==> flow/design.v <==
package mem_types;
    localparam NUM_SETS = 32;
    localparam NUM_ISETS= 32;
    typedef struct packed {  
        logic [(31-($clog2(NUM_SETS)+5)):00] tag;
        logic [($clog2(NUM_SETS)-1):00] set_addr;
        logic [04:00] offset;
        logic   [31:0]  ufp_addr;
        logic   [3:0]   ufp_rmask;
        logic   [3:0]   ufp_wmask;
        logic   [31:0]  ufp_wdata;
    } cache_t;
    typedef struct packed {  
        logic [(31-($clog2(NUM_ISETS)+5)):00] tag;
        logic [($clog2(NUM_ISETS)-1):00] set_addr;
        logic [04:00] offset;
        logic   [31:0]  ufp_addr;
        logic   [3:0]   ufp_rmask;
        logic   [3:0]   ufp_wmask;
        logic   [31:0]  ufp_wdata;
    } icache_t;
endpackage : mem_types
package rv32i_types;
    localparam NUM_ARCH_REG = 32;
    localparam NUM_ROB_ENTRIES = 8;
    localparam NUM_PHYS_REG = NUM_ROB_ENTRIES+ 32;
    localparam PHYS_REG_IDX = $clog2(NUM_PHYS_REG) - 1;
    localparam ARCH_REG_IDX = $clog2(NUM_ARCH_REG) - 1;
    localparam NUM_RS_ENTRIES = 2;
    localparam ST_Q_ENTRIES = 2;  
    localparam LD_RS_ENTRIES = 2;  
    localparam BRANCH_PRED_M = 1;
    localparam NUM_ORDER = 10;
    typedef struct packed {
        logic valid;
        logic [63:0] order;
        logic [31:0] inst;
        logic [ARCH_REG_IDX:0] rs1_addr, rs2_addr, rd_addr;
        logic [31:0] rs1_rdata, rs2_rdata, rd_wdata;
        logic [31:0] pc_rdata;
        logic [31:0] pc_wdata;
        logic [31:0] mem_addr;
        logic [3:0] mem_rmask;
        logic [3:0] mem_wmask;
        logic [31:0] mem_rdata;
        logic [31:0] mem_wdata;
    } rvfi_t;
    typedef struct packed {
        logic [ARCH_REG_IDX:0] rd;
        logic [PHYS_REG_IDX:0] pd;
        logic valid;
        logic [$clog2(NUM_ROB_ENTRIES)-1:0] rob_entry_idx;
        logic [31:0] rs1_value, rs2_value, value;
        logic [6:0]  opcode;
        logic [31:0] pc;
        logic [31:0] calculated_pc_next;
        logic [31:0] mem_addr;
        logic [3:0]  mem_rmask;
        logic [3:0]  mem_wmask;
        logic [31:0]  mem_rdata;
        logic [31:0]  mem_wdata;
    } cdb_entry_t; 
    typedef struct packed {
        logic   [31:0]  inst;  
        logic   [31:0]  pc;
        logic   [31:0]  pc_next;  
        logic           valid;  
        logic   [PHYS_REG_IDX:0]   ps1_s, ps2_s, pd_s;
        logic   [ARCH_REG_IDX:0]  rd_s, rs1_s, rs2_s;
        logic   ps1_valid, ps2_valid;
        logic   [2:0]   funct3;
        logic   [6:0]   funct7;
        logic   [6:0]   opcode;
        logic   [31:0]  imm;
        logic   [63:0]  order;
        logic   [BRANCH_PRED_M - 1:0]   br_hist;
        logic           regf_we;
    } decode_rename_to_dispatch_t;  
    typedef struct packed {
        logic [PHYS_REG_IDX:0] pd;
        logic [ARCH_REG_IDX:0] rs1, rs2, rd;
        logic           write_en;  
    } decode_rename_to_RAT_t;  
    typedef struct packed {
        logic [PHYS_REG_IDX:0] ps1, ps2;
        logic ps1_valid, ps2_valid;
    } RAT_to_decode_rename_t;  
    typedef struct packed {
        logic [ARCH_REG_IDX:0] rd;
        logic [PHYS_REG_IDX:0] pd;
        logic [31:0] pc;
        logic [31:0] pc_next;
        logic [63:0] order;
        logic [6:0] opcode;
        logic [31:0] calculated_pc_next;
        logic   [BRANCH_PRED_M - 1:0]   br_hist;
    } dispatch_to_ROB_only_data_t;  
    typedef struct packed {
        dispatch_to_ROB_only_data_t dispatch_to_ROB_only_data;  
        rvfi_t rvfi;
        logic enqueue_rob;
    } dispatch_to_ROB_t;
    typedef struct packed {
        logic commit;
        dispatch_to_ROB_only_data_t dispatch_data;
        rvfi_t rvfi;
    } ROB_entry_t;
    typedef struct packed {
        logic [($clog2(NUM_ROB_ENTRIES)-1):0] rob_entry_idx;
        logic is_rob_full;
    } ROB_to_dispatch_t;  
    typedef struct packed {
        ROB_entry_t rob_entry;
        logic is_rob_empty;
    } ROB_to_RRF_t;
    typedef struct packed {
        logic dequeue;
    } RRF_to_ROB_t;
    typedef struct packed {
        logic ps1_valid, ps2_valid;
        logic [PHYS_REG_IDX:0] ps1, ps2, pd;
        logic [ARCH_REG_IDX:0] rd;
        logic [2:0] funct3;
        logic [6:0] funct7;
        logic [6:0] opcode;
        logic [31:0] imm;
        logic [$clog2(NUM_ROB_ENTRIES)-1:0] rob_entry_idx;
        logic [31:0] pc;
        logic valid;
    } dispatch_to_rs_t;
    typedef struct packed {
        logic ps1_valid, ps2_valid;
        logic [PHYS_REG_IDX:0] ps1, ps2, pd;
        logic [ARCH_REG_IDX:0] rd;
        logic [2:0] funct3;
        logic [6:0] opcode;
        logic [31:0] imm;
        logic [$clog2(NUM_ROB_ENTRIES)-1:0] rob_entry_idx;
        logic [31:0] pc;
        logic valid;
    } dispatch_to_lsq_t;
    typedef struct packed {
        logic ps1_valid, ps2_valid;
        logic [PHYS_REG_IDX:0] ps1, ps2, pd;
        logic [ARCH_REG_IDX:0] rd;
        logic [2:0] funct3;
        logic [6:0] funct7;
        logic [6:0] opcode;
        logic [31:0] imm;
        logic [$clog2(NUM_ROB_ENTRIES)-1:0] rob_entry_idx;
        logic [31:0] pc;
        logic valid;
    } rs_to_alu_t;
       typedef struct packed {
        logic ps1_valid, ps2_valid;
        logic [PHYS_REG_IDX:0] ps1, ps2, pd;
        logic [ARCH_REG_IDX:0] rd;
        logic [2:0] funct3;
        logic [6:0] funct7;
        logic [6:0] opcode;
        logic [31:0] imm;
        logic [$clog2(NUM_ROB_ENTRIES)-1:0] rob_entry_idx;
        logic [31:0] pc;
        logic valid;
    } rs_to_br_t;
    typedef struct packed {
        logic ps1_valid, ps2_valid;
        logic [PHYS_REG_IDX:0] ps1, ps2, pd;
        logic [ARCH_REG_IDX:0] rd;
        logic [2:0] funct3;
        logic [6:0] funct7;
        logic [6:0] opcode;
        logic [31:0] imm;
        logic [$clog2(NUM_ROB_ENTRIES)-1:0] rob_entry_idx;
        logic [31:0] pc;
        logic valid;
    } rs_to_mult_t;
    typedef struct packed {
        logic ps1_valid, ps2_valid;
        logic [PHYS_REG_IDX:0] ps1, ps2, pd;
        logic [ARCH_REG_IDX:0] rd;
        logic [2:0] funct3;
        logic [6:0] funct7;
        logic [6:0] opcode;
        logic [31:0] imm;
        logic [$clog2(NUM_ROB_ENTRIES)-1:0] rob_entry_idx;
        logic [31:0] pc;
        logic valid;
    } rs_to_div_t;
    typedef struct packed {
        logic [PHYS_REG_IDX:0] pd;
        logic [ARCH_REG_IDX:0] rd;
        logic [2:0] funct3;
        logic [6:0] opcode;
        logic [$clog2(NUM_ROB_ENTRIES)-1:0] rob_entry_idx;
        logic [31:0] pc;
        logic valid;
    } mult_pipe_t;
    typedef struct packed {
        rs_to_alu_t data;
        logic [NUM_ORDER:0] order;
    } ALU_RS_entry_t;
    typedef struct packed {
        rs_to_alu_t data;
        logic [NUM_ORDER:0] order;
    } MUL_RS_entry_t;
    typedef struct packed {
        rs_to_br_t data;
        logic [NUM_ORDER:0] order;
    } BR_RS_entry_t;
    typedef struct packed {
        dispatch_to_lsq_t data;
        logic valid;
    } lsq_entry_t;
    typedef struct packed {
       logic   [31:0]  inst;
       logic   [31:0]  pc;
       logic   [31:0]  pc_next;
       logic   [63:0]  order;
       logic           valid;  
    } fetch_to_queue;  
    typedef enum logic [6:0] {
        op_b_lui       = 7'b0110111,  
        op_b_auipc     = 7'b0010111,  
        op_b_jal       = 7'b1101111,  
        op_b_jalr      = 7'b1100111,  
        op_b_br        = 7'b1100011,  
        op_b_load      = 7'b0000011,  
        op_b_store     = 7'b0100011,  
        op_b_imm       = 7'b0010011,  
        op_b_reg       = 7'b0110011   
    } rv32i_opcode;
    typedef enum logic [6:0] {
        base           = 7'b0000000,
        variant        = 7'b0100000,
        mult           = 7'b0000001
    } funct7_t;
    typedef enum logic [2:0] {
        arith_f3_add   = 3'b000,  
        arith_f3_sll   = 3'b001,
        arith_f3_slt   = 3'b010,
        arith_f3_sltu  = 3'b011,
        arith_f3_xor   = 3'b100,
        arith_f3_sr    = 3'b101,  
        arith_f3_or    = 3'b110,
        arith_f3_and   = 3'b111
    } arith_f3_t;
    typedef enum logic [2:0] {
        load_f3_lb     = 3'b000,
        load_f3_lh     = 3'b001,
        load_f3_lw     = 3'b010,
        load_f3_lbu    = 3'b100,
        load_f3_lhu    = 3'b101
    } load_f3_t;
    typedef enum logic [2:0] {
        store_f3_sb    = 3'b000,
        store_f3_sh    = 3'b001,
        store_f3_sw    = 3'b010
    } store_f3_t;
    typedef enum logic [2:0] { 
        branch_f3_beq  = 3'b000,
        branch_f3_bne  = 3'b001,
        branch_f3_blt  = 3'b100,
        branch_f3_bge  = 3'b101,
        branch_f3_bltu = 3'b110,
        branch_f3_bgeu = 3'b111
    } branch_f3_t;
    typedef enum logic [2:0] {
        alu_op_add     = 3'b000,
        alu_op_sll     = 3'b001,
        alu_op_sra     = 3'b010,
        alu_op_sub     = 3'b011,
        alu_op_xor     = 3'b100,
        alu_op_srl     = 3'b101,
        alu_op_or      = 3'b110,
        alu_op_and     = 3'b111
    } alu_ops;
    typedef enum logic [2:0] {
        mul_op_mul      = 3'b000,
        mul_op_mulh     = 3'b001,
        mul_op_mulhsu   = 3'b010,
        mul_op_mulhu    = 3'b011,
        mul_op_div      = 3'b100,
        mul_op_divu     = 3'b101,
        mul_op_rem      = 3'b110,
        mul_op_remu     = 3'b111
    } mul_ops;
    typedef union packed {
        logic [31:0] word;
        struct packed {
            logic [11:0] i_imm;
            logic [4:0]  rs1;
            logic [2:0]  funct3;
            logic [4:0]  rd;
            rv32i_opcode opcode;
        } i_type;
        struct packed {
            logic [6:0]  funct7;
            logic [4:0]  rs2;
            logic [4:0]  rs1;
            logic [2:0]  funct3;
            logic [4:0]  rd;
            rv32i_opcode opcode;
        } r_type;
        struct packed {
            logic [11:5] imm_s_top;
            logic [4:0]  rs2;
            logic [4:0]  rs1;
            logic [2:0]  funct3;
            logic [4:0]  imm_s_bot;
            rv32i_opcode opcode;
        } s_type;
        struct packed {
            logic [11:5] imm_s_top;
            logic [4:0]  rs2;
            logic [4:0]  rs1;
            logic [2:0]  funct3;
            logic [4:0]  imm_s_bot;
            rv32i_opcode opcode;
        } b_type;
        struct packed {
            logic [31:12] imm;
            logic [4:0]   rd;
            rv32i_opcode  opcode;
        } j_type;
    } instr_t;
endpackage : rv32i_types
module div_seq (
    input  logic        clk,
    input  logic        rst,
    input  logic        start,
    input  logic [32:0] a,
    input  logic [32:0] b,
    output logic        complete,
    output logic [32:0] quotient,
    output logic [32:0] remainder,
    output logic        divide_by_0
);
logic [5:0]  cnt;
logic [32:0] q_reg;      
logic [32:0] r_reg;      
logic [32:0] d_reg;      
logic        neg_q, neg_r, dbz;
logic [32:0] a_save;
logic [33:0] r_shift;
logic [34:0] r_sub;
assign r_shift = {r_reg, q_reg[32]};
assign r_sub   = {1'b0, r_shift} - {2'b00, d_reg};
always_ff @(posedge clk) begin
    if (rst) begin
        cnt <= '0;
    end else if (start) begin
        cnt    <= 6'd33;
        q_reg  <= a[32] ? (~a + 33'd1) : a;
        d_reg  <= b[32] ? (~b + 33'd1) : b;
        r_reg  <= '0;
        neg_q  <= a[32] ^ b[32];
        neg_r  <= a[32];
        dbz    <= (b == '0);
        a_save <= a;
    end else if (cnt != '0) begin
        cnt <= cnt - 6'd1;
        if (r_sub[34]) begin
            r_reg <= r_shift[32:0];
            q_reg <= {q_reg[31:0], 1'b0};
        end else begin
            r_reg <= r_sub[32:0];
            q_reg <= {q_reg[31:0], 1'b1};
        end
    end
end
assign complete    = (cnt == '0);
assign divide_by_0 = dbz;
assign quotient    = dbz ? '1 : (neg_q ? (~q_reg + 33'd1) : q_reg);
assign remainder   = dbz ? a_save : (neg_r ? (~r_reg + 33'd1) : r_reg);
endmodule
module divider_exec #(
    parameter NUM_STAGES = 33
)(
    input   rv32i_types::rs_to_div_t rs_to_div,
    input   logic [31: 0]   ps1_value,
    input   logic [31: 0]   ps2_value,
    input   logic           clk, rst,
    input   logic           cdb_arb_dequeue,           
    input   logic           res_station_select_from_RS,        
    output  rv32i_types::cdb_entry_t div_queue_result,
    output  logic           div_queue_is_full_to_CDB,       
    output  logic           div_is_ready_to_RS             
);
logic   [31: 0] div_queue_result_value;
rv32i_types::rs_to_div_t div_to_cdb_arb;
enum logic [1:0] {
    busy,
    not_busy = 2'b01,
    reset
} state;
logic [32:0] op_a;
logic [32:0] op_b;
logic [32:0] quotient;
logic [32:0] remainder;
logic divide_by_zero;
struct packed {
    rv32i_types::rs_to_div_t data;
    logic [31:0] ps1_value_shadow;
    logic [31:0] ps2_value_shadow;
} shadow_input;
logic shadow_overflow_flag;
assign shadow_overflow_flag = (shadow_input.ps1_value_shadow == 32'h80000000) && (shadow_input.ps2_value_shadow == '1);
logic div_is_done;
assign div_queue_is_full_to_CDB = div_is_done && state == busy;
always_ff @ (posedge clk) begin
    if(rst) begin
        state <= reset;
    end else begin
        case(state)
            busy: begin
                state <= cdb_arb_dequeue ? not_busy : state;
            end
            not_busy: begin
                state <= res_station_select_from_RS ? busy : state;
                shadow_input.data <= rs_to_div;
                shadow_input.ps1_value_shadow <= ps1_value;
                shadow_input.ps2_value_shadow <= ps2_value;
            end
            default: begin  
                state <= div_is_done ? not_busy : state;
                shadow_input <= '0;
            end
        endcase
    end
end
always_comb begin
    op_a = '0;
    op_b = '0;
    if(!rst) begin
        unique case(rs_to_div.funct3[0])
            1'b0: begin
                op_a = {ps1_value[31], ps1_value};
                op_b = {ps2_value[31], ps2_value};
            end
            1'b1: begin
                op_a = {1'b0, ps1_value};
                op_b = {1'b0, ps2_value};
            end
        endcase
    end
end
div_seq div_ip (
                .clk(clk),
                .rst(rst),
                .start(res_station_select_from_RS),
                .a(op_a),
                .b(op_b),
                .complete(div_is_done),
                .quotient(quotient),
                .remainder(remainder),
                .divide_by_0(divide_by_zero)
            );
always_comb begin
    div_to_cdb_arb = '0;
    div_is_ready_to_RS = '0; 
    div_queue_result_value = '0;
    if(!rst) begin
        unique case(state)
            busy: begin
                div_to_cdb_arb = shadow_input.data;
                div_is_ready_to_RS = '0;
            end
            not_busy: begin
                div_to_cdb_arb = '0;
                div_is_ready_to_RS = '1;            
            end
            default: begin
                div_to_cdb_arb = '0;
                div_is_ready_to_RS = '0;            
            end
        endcase
        unique case(shadow_input.data.funct3[1:0])
            2'b00: begin
                div_queue_result_value = divide_by_zero ? '1 : quotient[31:0];
                div_queue_result_value = shadow_overflow_flag ? 32'h80000000 : div_queue_result_value;
            end
            2'b01: begin
                div_queue_result_value = divide_by_zero ? '1 : quotient[31:0];
            end
            2'b10:begin
                div_queue_result_value = remainder[31:0];
                div_queue_result_value = shadow_overflow_flag ? 0 : div_queue_result_value;
            end
            2'b11: begin
                div_queue_result_value = remainder[31:0];
            end
        endcase
    end
    div_queue_result                = '0;
    div_queue_result.rd             = shadow_input.data.rd;
    div_queue_result.pd             = shadow_input.data.pd;
    div_queue_result.valid          = shadow_input.data.valid;
    div_queue_result.rob_entry_idx  = shadow_input.data.rob_entry_idx;
    div_queue_result.rs1_value      = shadow_input.ps1_value_shadow;
    div_queue_result.rs2_value      = shadow_input.ps2_value_shadow;
    div_queue_result.value          = div_queue_result_value;
    div_queue_result.pc            = shadow_input.data.pc;
    div_queue_result.calculated_pc_next = shadow_input.data.pc + 32'd4;
    div_queue_result.opcode        = shadow_input.data.opcode;
    div_queue_result.mem_addr      = '0;
    div_queue_result.mem_rmask     = '0;
    div_queue_result.mem_wmask     = '0;
    div_queue_result.mem_rdata     = '0;
    div_queue_result.mem_wdata     = '0;
end
endmodule
module div_unit
(
    input  logic        clk,
    input  logic        rst,
    input  logic        issue,           
    input  logic [2:0]  funct3,          
    input  logic [6:0]  opcode,
    input  logic [4:0]  rd,
    input  logic [5:0]  pd,
    input  logic [2:0]  rob_idx,
    input  logic [31:0] pc,
    input  logic [31:0] ps1_value,
    input  logic [31:0] ps2_value,
    output logic        ready,           
    input  logic        cdb_dequeue,     
    output logic        res_valid,
    output logic [4:0]  res_rd,
    output logic [5:0]  res_pd,
    output logic [2:0]  res_rob_idx,
    output logic [31:0] res_value,
    output logic [31:0] res_rs1_value,
    output logic [31:0] res_rs2_value,
    output logic [31:0] res_pc,
    output logic [31:0] res_pc_next,
    output logic [6:0]  res_opcode
);
rv32i_types::rs_to_div_t rs;
rv32i_types::cdb_entry_t res;
always_comb begin
    rs               = '0;
    rs.valid         = issue;
    rs.funct3        = funct3;
    rs.opcode        = opcode;
    rs.rd            = rd;
    rs.pd            = pd;
    rs.rob_entry_idx = rob_idx;
    rs.pc            = pc;
end
divider_exec div (
    .rs_to_div                  (rs),
    .ps1_value                  (ps1_value),
    .ps2_value                  (ps2_value),
    .clk                        (clk),
    .rst                        (rst),
    .cdb_arb_dequeue            (cdb_dequeue),
    .res_station_select_from_RS (issue),
    .div_queue_result           (res),
    .div_queue_is_full_to_CDB   (res_valid),
    .div_is_ready_to_RS         (ready)
);
assign res_rd        = res.rd;
assign res_pd        = res.pd;
assign res_rob_idx   = res.rob_entry_idx;
assign res_value     = res.value;
assign res_rs1_value = res.rs1_value;
assign res_rs2_value = res.rs2_value;
assign res_pc        = res.pc;
assign res_pc_next   = res.calculated_pc_next;
assign res_opcode    = res.opcode;
endmodule
Memo
Re: synthesis data of div_unit

Tool chain data of div_unit
Each step is given for the RTL above and for the edited RTL.
"original" refers to lines of the RTL above, "edited" to lines of the edited file.
"change" is "edited" less "original", of the values as shown.
Operators carry their Yosys type and port widths (W data, S select, Z words).
Cell names lack the library's common part.
A cell with -- has no value.
Inputs
  design top: div_unit
  clock input: clk
  library: sky130hd
  timing corner: tt_025C_1v80

Diff
Unified diff, file above to edited file.
The edited RTL no longer does the same as the RTL above: the edit was made by script, with no optimisation intended.
begin of diff
@@ -348,7 +348,5 @@
 assign r_sub   = {1'b0, r_shift} - {2'b00, d_reg};
 always_ff @(posedge clk) begin
-    if (rst) begin
-        cnt <= '0;
-    end else if (start) begin
+    if (start) begin
         cnt    <= 6'd33;
         q_reg  <= a[32] ? (~a + 33'd1) : a;
end of diff

After elaboration
Counts by Yosys on the flattened word-level netlist (proc, flatten, opt, wreduce; memories kept). Register bits leave out memories and registers merged into their read ports (data or address). Print and check cells are left out. Cells with the same type and inputs are merged into one.
Storage and ports
  bits in registers: original 302, edited 302, change 0
  input bits: original 124, edited 124, change 0
  output and inout bits: original 183, edited 183, change 0
  word-level cells: original 81, edited 74, change -7
Cells by class
  add/subtract/negate cells: original 7, edited 7, change 0
  equal/unequal tests: original 8, edited 8, change 0
  muxes and demuxes: original 30, edited 27, change -3
  bitwise logic cells: original 8, edited 8, change 0
  reduce/logical cells: original 14, edited 11, change -3
Operator list
  $reduce_and A2 Y1: original 3, edited 1, change -2
  $mux W6: original 2, edited 0, change -2
  $mux W33: original 7, edited 6, change -1
  $reduce_or A2 Y1: original 1, edited 0, change -1
Unchanged operator kinds not shown: 29.

Depth
Depth = most cells in a row (Yosys ltp): at word level without a register or memory, in the mapped netlist without a sequential cell, where the memories' decode and read muxes count.
Depth
  depth after elaboration: original 7, edited 7, change 0
  ABC_AREA: original 0, edited 0
  depth in mapped cells: original 15, edited 15, change 0
  mapped depth without buffers: original 13, edited 13, change 0

Mapped cells and area
The flow's flattened synthesis, as Yosys stat reports it; memories are mapped. The netlist is that of the ABC_AREA named above (0 if unset); the other value can give another one.
Cell types
  nor2_1: original 158, edited 205, change +47
  edfxtp_1: original 253, edited 220, change -33
  dfxtp_1: original 9, edited 42, change +33
  nand2_1: original 110, edited 125, change +15
  nor2b_1: original 50, edited 36, change -14
  nand4_1: original 35, edited 21, change -14
  nor3_1: original 23, edited 37, change +14
  o211ai_1: original 2, edited 16, change +14
  inv_1: original 60, edited 71, change +11
  a211oi_1: original 11, edited 22, change +11
  o31ai_1: original 41, edited 33, change -8
  nand3_1: original 19, edited 27, change +8
  o21ai_0: original 73, edited 80, change +7
  xor2_1: original 67, edited 74, change +7
  o22ai_1: original 33, edited 26, change -7
  o41ai_1: original 16, edited 9, change -7
  a21oi_1: original 100, edited 106, change +6
  o21a_1: original 10, edited 4, change -6
Unchanged cell types not shown: 12.
The list need not be complete.
Synthesis totals
  standard cells after synthesis: original 1726, edited 1786, change +60
  cell area after synthesis (mm^2): original 0.0168812, edited 0.016656, change -0.0002252
  sequential area (mm^2): original 0.0077775, edited 0.0074471, change -0.0003304
  flip-flops: original 262, edited 262, change 0
  buffer cells: original 200, edited 205, change +5
By module: a second synthesis without flattening, with its own total; a netlist apart from the flattened one above.
Unflattened totals
  cells (unflattened synthesis): original 1792, edited 1897, change +105
  area (unflattened synthesis) (mm^2): original 0.0178596, edited 0.0179622, change +0.0001026
Each row is one instance without its submodules.
Modules, original
  div_seq: instances 1, cells 1073, area 0.0100834 mm^2, seq. area 0.004144 mm^2
  divider_exec: instances 1, cells 718, area 0.0077725 mm^2, seq. area 0.0036635 mm^2
  div_unit: instances 1, cells 1, area 0.0000038 mm^2, seq. area 0 mm^2
Modules, edited
  div_seq: instances 1, cells 1178, area 0.010186 mm^2, seq. area 0.0038137 mm^2
  divider_exec: instances 1, cells 718, area 0.0077725 mm^2, seq. area 0.0036635 mm^2
  div_unit: instances 1, cells 1, area 0.0000038 mm^2, seq. area 0 mm^2

Worst setup path after synthesis
OpenSTA on the mapped netlist: ideal clock, no wires. The path of least setup slack (recovery checks aside). Input and output delay are each 20% of the period. Register names are those of the netlist, which keeps one name where synthesis merged equal registers.
Timing path after synthesis
  path type: original in2reg, edited in2reg
  start point: original input port rst, edited input port rst
  end point: original register div.shadow_input, edited register div.shadow_input
  clock period (ps): original 5500, edited 5500, change 0
  input delay (ps): original 1100, edited 1100, change 0
  library setup time (ps): original 598, edited 598, change 0
  time at the first pin (ps): original 1100, edited 1100, change 0
  arrival time (ps): original 7511, edited 7258, change -253
  required time (ps): original 4902, edited 4902, change 0
  path slack (ps): original -2609, edited -2357, change +252
  delay of the path (ps): original 7009, edited 6756, change -253
  stages on the path: original 8, edited 7, change -1
  buffers on the path: original 7, edited 6, change -1
  period reached after synthesis (ps): original 8109, edited 7857, change -252
"delay of the path" is the arrival time less input delay plus setup time.
"stages on the path": output pins that drive a net of the path, with the launching flip-flop's if there is one; two outputs of one cell count as two.
"period reached after synthesis" = period - worst setup slack (recovery checks aside). The figure is calculated, with input and output delays left at 20% of the set period.
Where an end lacks its bit number, it is one bit of the signal, or one of the new flip-flops if synthesis recoded a state register.
The rows between start and end are the longest chain of elaborated cells between them; the timing report does not say that the signal goes this way. Where chains are equally long, one stands for them.
A line is the first line of the expression or statement that the cell stems from. Yosys adds cells for indexed reads and writes and turns some case tables into memories.
On the way, after synthesis, original
  cell sequence: clkbuf_1 -> buf_1 -> clkbuf_1 -> clkbuf_1 -> clkbuf_1 -> buf_1 -> buf_1 -> nor2_1
  length of the longest elaborated chain: 2
  elaborated cells on any way between the ends: 2
  source lines of those cells: 0
  those cells by class: logic (1); reduce/logical (1)
Ends and longest elaborated chain, after synthesis, original
  from (decl): RTL line 516  | input  logic        rst,
  $not A1 Y1
  $reduce_and A2 Y1
  to (assign): RTL line 427  | shadow_input <= '0;
  to (decl): RTL line 406  | } shadow_input;
On the way, after synthesis, edited
  cell sequence: buf_2 -> clkbuf_1 -> clkbuf_1 -> clkbuf_1 -> clkbuf_1 -> buf_1 -> nor2_1
  length of the longest elaborated chain: 2
  elaborated cells on any way between the ends: 2
  source lines of those cells: 0
  those cells by class: logic (1); reduce/logical (1)
Ends and longest elaborated chain, after synthesis, edited
  from (decl): RTL line 514  | input  logic        rst,
  $not A1 Y1
  $reduce_and A2 Y1
  to (assign): RTL line 425  | shadow_input <= '0;
  to (decl): RTL line 404  | } shadow_input;

Worst path after layout
Path of least setup slack in the final report of the runs of set A (OpenROAD, finished layout, wires in). Where an end is a register, its clock arrival counts in the times.
The path's times are printed in steps of 10 ps; the period is the one set.
Timing path post-layout
  path type: original reg2out, edited reg2out
  start point: original register div.div_ip.r_reg[10], edited register div.div_ip.q_reg[4]
  end point: original output port res_value[27], edited output port res_value[30]
  clock period (ps): original 5500, edited 5500, change 0
  external output delay (ps): original 1100, edited 1100, change 0
  time at the first pin (ps): original 580, edited 560, change -20
  arrival time (ps): original 4250, edited 3980, change -270
  required time (ps): original 4400, edited 4400, change 0
  path slack (ps): original 150, edited 420, change +270
  stages on the path: original 11, edited 11, change 0
  buffers on the path: original 1, edited 1, change 0
The rows between start and end are the longest chain of elaborated cells between them; the timing report does not say that the signal goes this way. Where chains are equally long, one stands for them.
A register here has more assigning lines than the two given.
On the way, post-layout, original
  cell sequence: edfxtp_1 -> or4_4 -> or4_4 -> or4_4 -> or4_4 -> o21ai_0 -> xor2_1 -> mux2i_1 -> o22ai_1 -> nor2_1 -> clkdlybuf4s50_1
  length of the longest elaborated chain: 7
  elaborated cells on any way between the ends: 7
  source lines of those cells: 4
  those cells by class: add/sub (1); mux (5); logic (1)
Ends and longest elaborated chain, post-layout, original
  from (decl): RTL line 341  | logic [32:0] r_reg;
  from (assign): RTL line 364  | r_reg <= r_shift[32:0];
  from (assign): RTL line 367  | r_reg <= r_sub[32:0];
  $not A32 Y32: RTL line 375  | assign remainder   = dbz ? a_save : (neg_r ? (~r_reg + 33'd1) : r_reg);
  $add A32 B1 Y32: RTL line 375
  $mux W32 x2: RTL line 375
  $mux W32: RTL line 488  | div_queue_result_value = shadow_overflow_flag ? 0 : div_queue_result_value;
  $pmux W32 S4: RTL line 478  | unique case(shadow_input.data.funct3[1:0])
  $mux W32: RTL line 463  | if(!rst) begin
  to (decl): RTL line 532  | output logic [31:0] res_value,
On the way, post-layout, edited
  cell sequence: edfxtp_1 -> nor4_2 -> nand3_1 -> nand2b_1 -> o41ai_2 -> nand2_1 -> xnor2_1 -> nor2_1 -> a211oi_1 -> nor3_1 -> clkdlybuf4s50_1
  length of the longest elaborated chain: 7
  elaborated cells on any way between the ends: 7
  those cells by class: add/sub (1); mux (5); logic (1)
Ends and longest elaborated chain, post-layout, edited
  from (decl): RTL line 340  | logic [32:0] q_reg;
  from (assign): RTL line 352  | q_reg  <= a[32] ? (~a + 33'd1) : a;
  from (assign): RTL line 363  | q_reg <= {q_reg[31:0], 1'b0};
  $not A32 Y32: RTL line 372  | assign quotient    = dbz ? '1 : (neg_q ? (~q_reg + 33'd1) : q_reg);
  $add A32 B1 Y32: RTL line 372
  $mux W32: RTL line 372
  $mux W32: RTL line 478  | div_queue_result_value = divide_by_zero ? '1 : quotient[31:0];
  $mux W32: RTL line 479  | div_queue_result_value = shadow_overflow_flag ? 32'h80000000 : div_queue_result_value;
  $pmux W32 S4: RTL line 476  | unique case(shadow_input.data.funct3[1:0])
  $mux W32: RTL line 461  | if(!rst) begin
  to (decl): RTL line 530  | output logic [31:0] res_value,

Flow runs
Runs of the flow (Yosys, OpenROAD) on both versions; the two runs of a pair have the same settings. The constraints put input and output delay at 20% of the set period each and load the outputs with 0.01 pF.
Settings, set A
  CORE_UTILIZATION: 40
  PLACE_DENSITY: 0.6
  period_ns: 5.5
  CAP_MARGIN: 20
  CORE_MARGIN: 2
  SLEW_MARGIN: 20
Measured results, set A
  area of the synthesized netlist (mm^2): original 0.0168812, edited 0.016656, change -0.0002252
  die footprint (mm^2): original 0.043863, edited 0.043289, change -0.000574
  area of the standard cells in the finished layout (mm^2): original 0.0206586, edited 0.0203958, change -0.0002628
  utilization after layout (%): original 49.5, edited 49.8, change +0.3
  setup slack of the critical path (ps): original 149, edited 422, change +273
  summed negative setup slack (ps): original 0, edited 0, change 0
  final worst hold slack (ps): original 451, edited 440, change -11
  power (mW): original 6.851, edited 8.052, change +1.201
  period reached (ps): original 5351, edited 5078, change -273
Settings, set B
  CAP_MARGIN: 40
  CELL_PAD_IN_SITES_GLOBAL_PLACEMENT: 0
  CORE_MARGIN: 6
  CORE_UTILIZATION: 30
  CTS_CLUSTER_DIAMETER: 348
  MAX_ROUTING_LAYER: met4
  MIN_ROUTING_LAYER: met1
  SETUP_SLACK_MARGIN: 0.45
  period_ns: 6.49
  SLEW_MARGIN: 20
Measured results, set B
  area of the synthesized netlist (mm^2): original 0.0168812, edited 0.016656, change -0.0002252
  die footprint (mm^2): original 0.0621081, edited 0.0613181, change -0.0007900
  area of the standard cells in the finished layout (mm^2): original 0.0210164, edited 0.0206435, change -0.0003729
  utilization after layout (%): original 38.0, edited 38.0, change 0.0
  setup slack of the critical path (ps): original 637, edited 1011, change +374
  summed negative setup slack (ps): original 0, edited 0, change 0
  final worst hold slack (ps): original 457, edited 458, change +1
  power (mW): original 5.944, edited 6.715, change +0.771
  period reached (ps): original 5853, edited 5479, change -374
"period reached" means the clock period less the worst setup slack. The figure is calculated, with input and output delays left at 20% of the set period.
"power" rests on the timing tool's default activity at the inputs, not on a simulated workload.
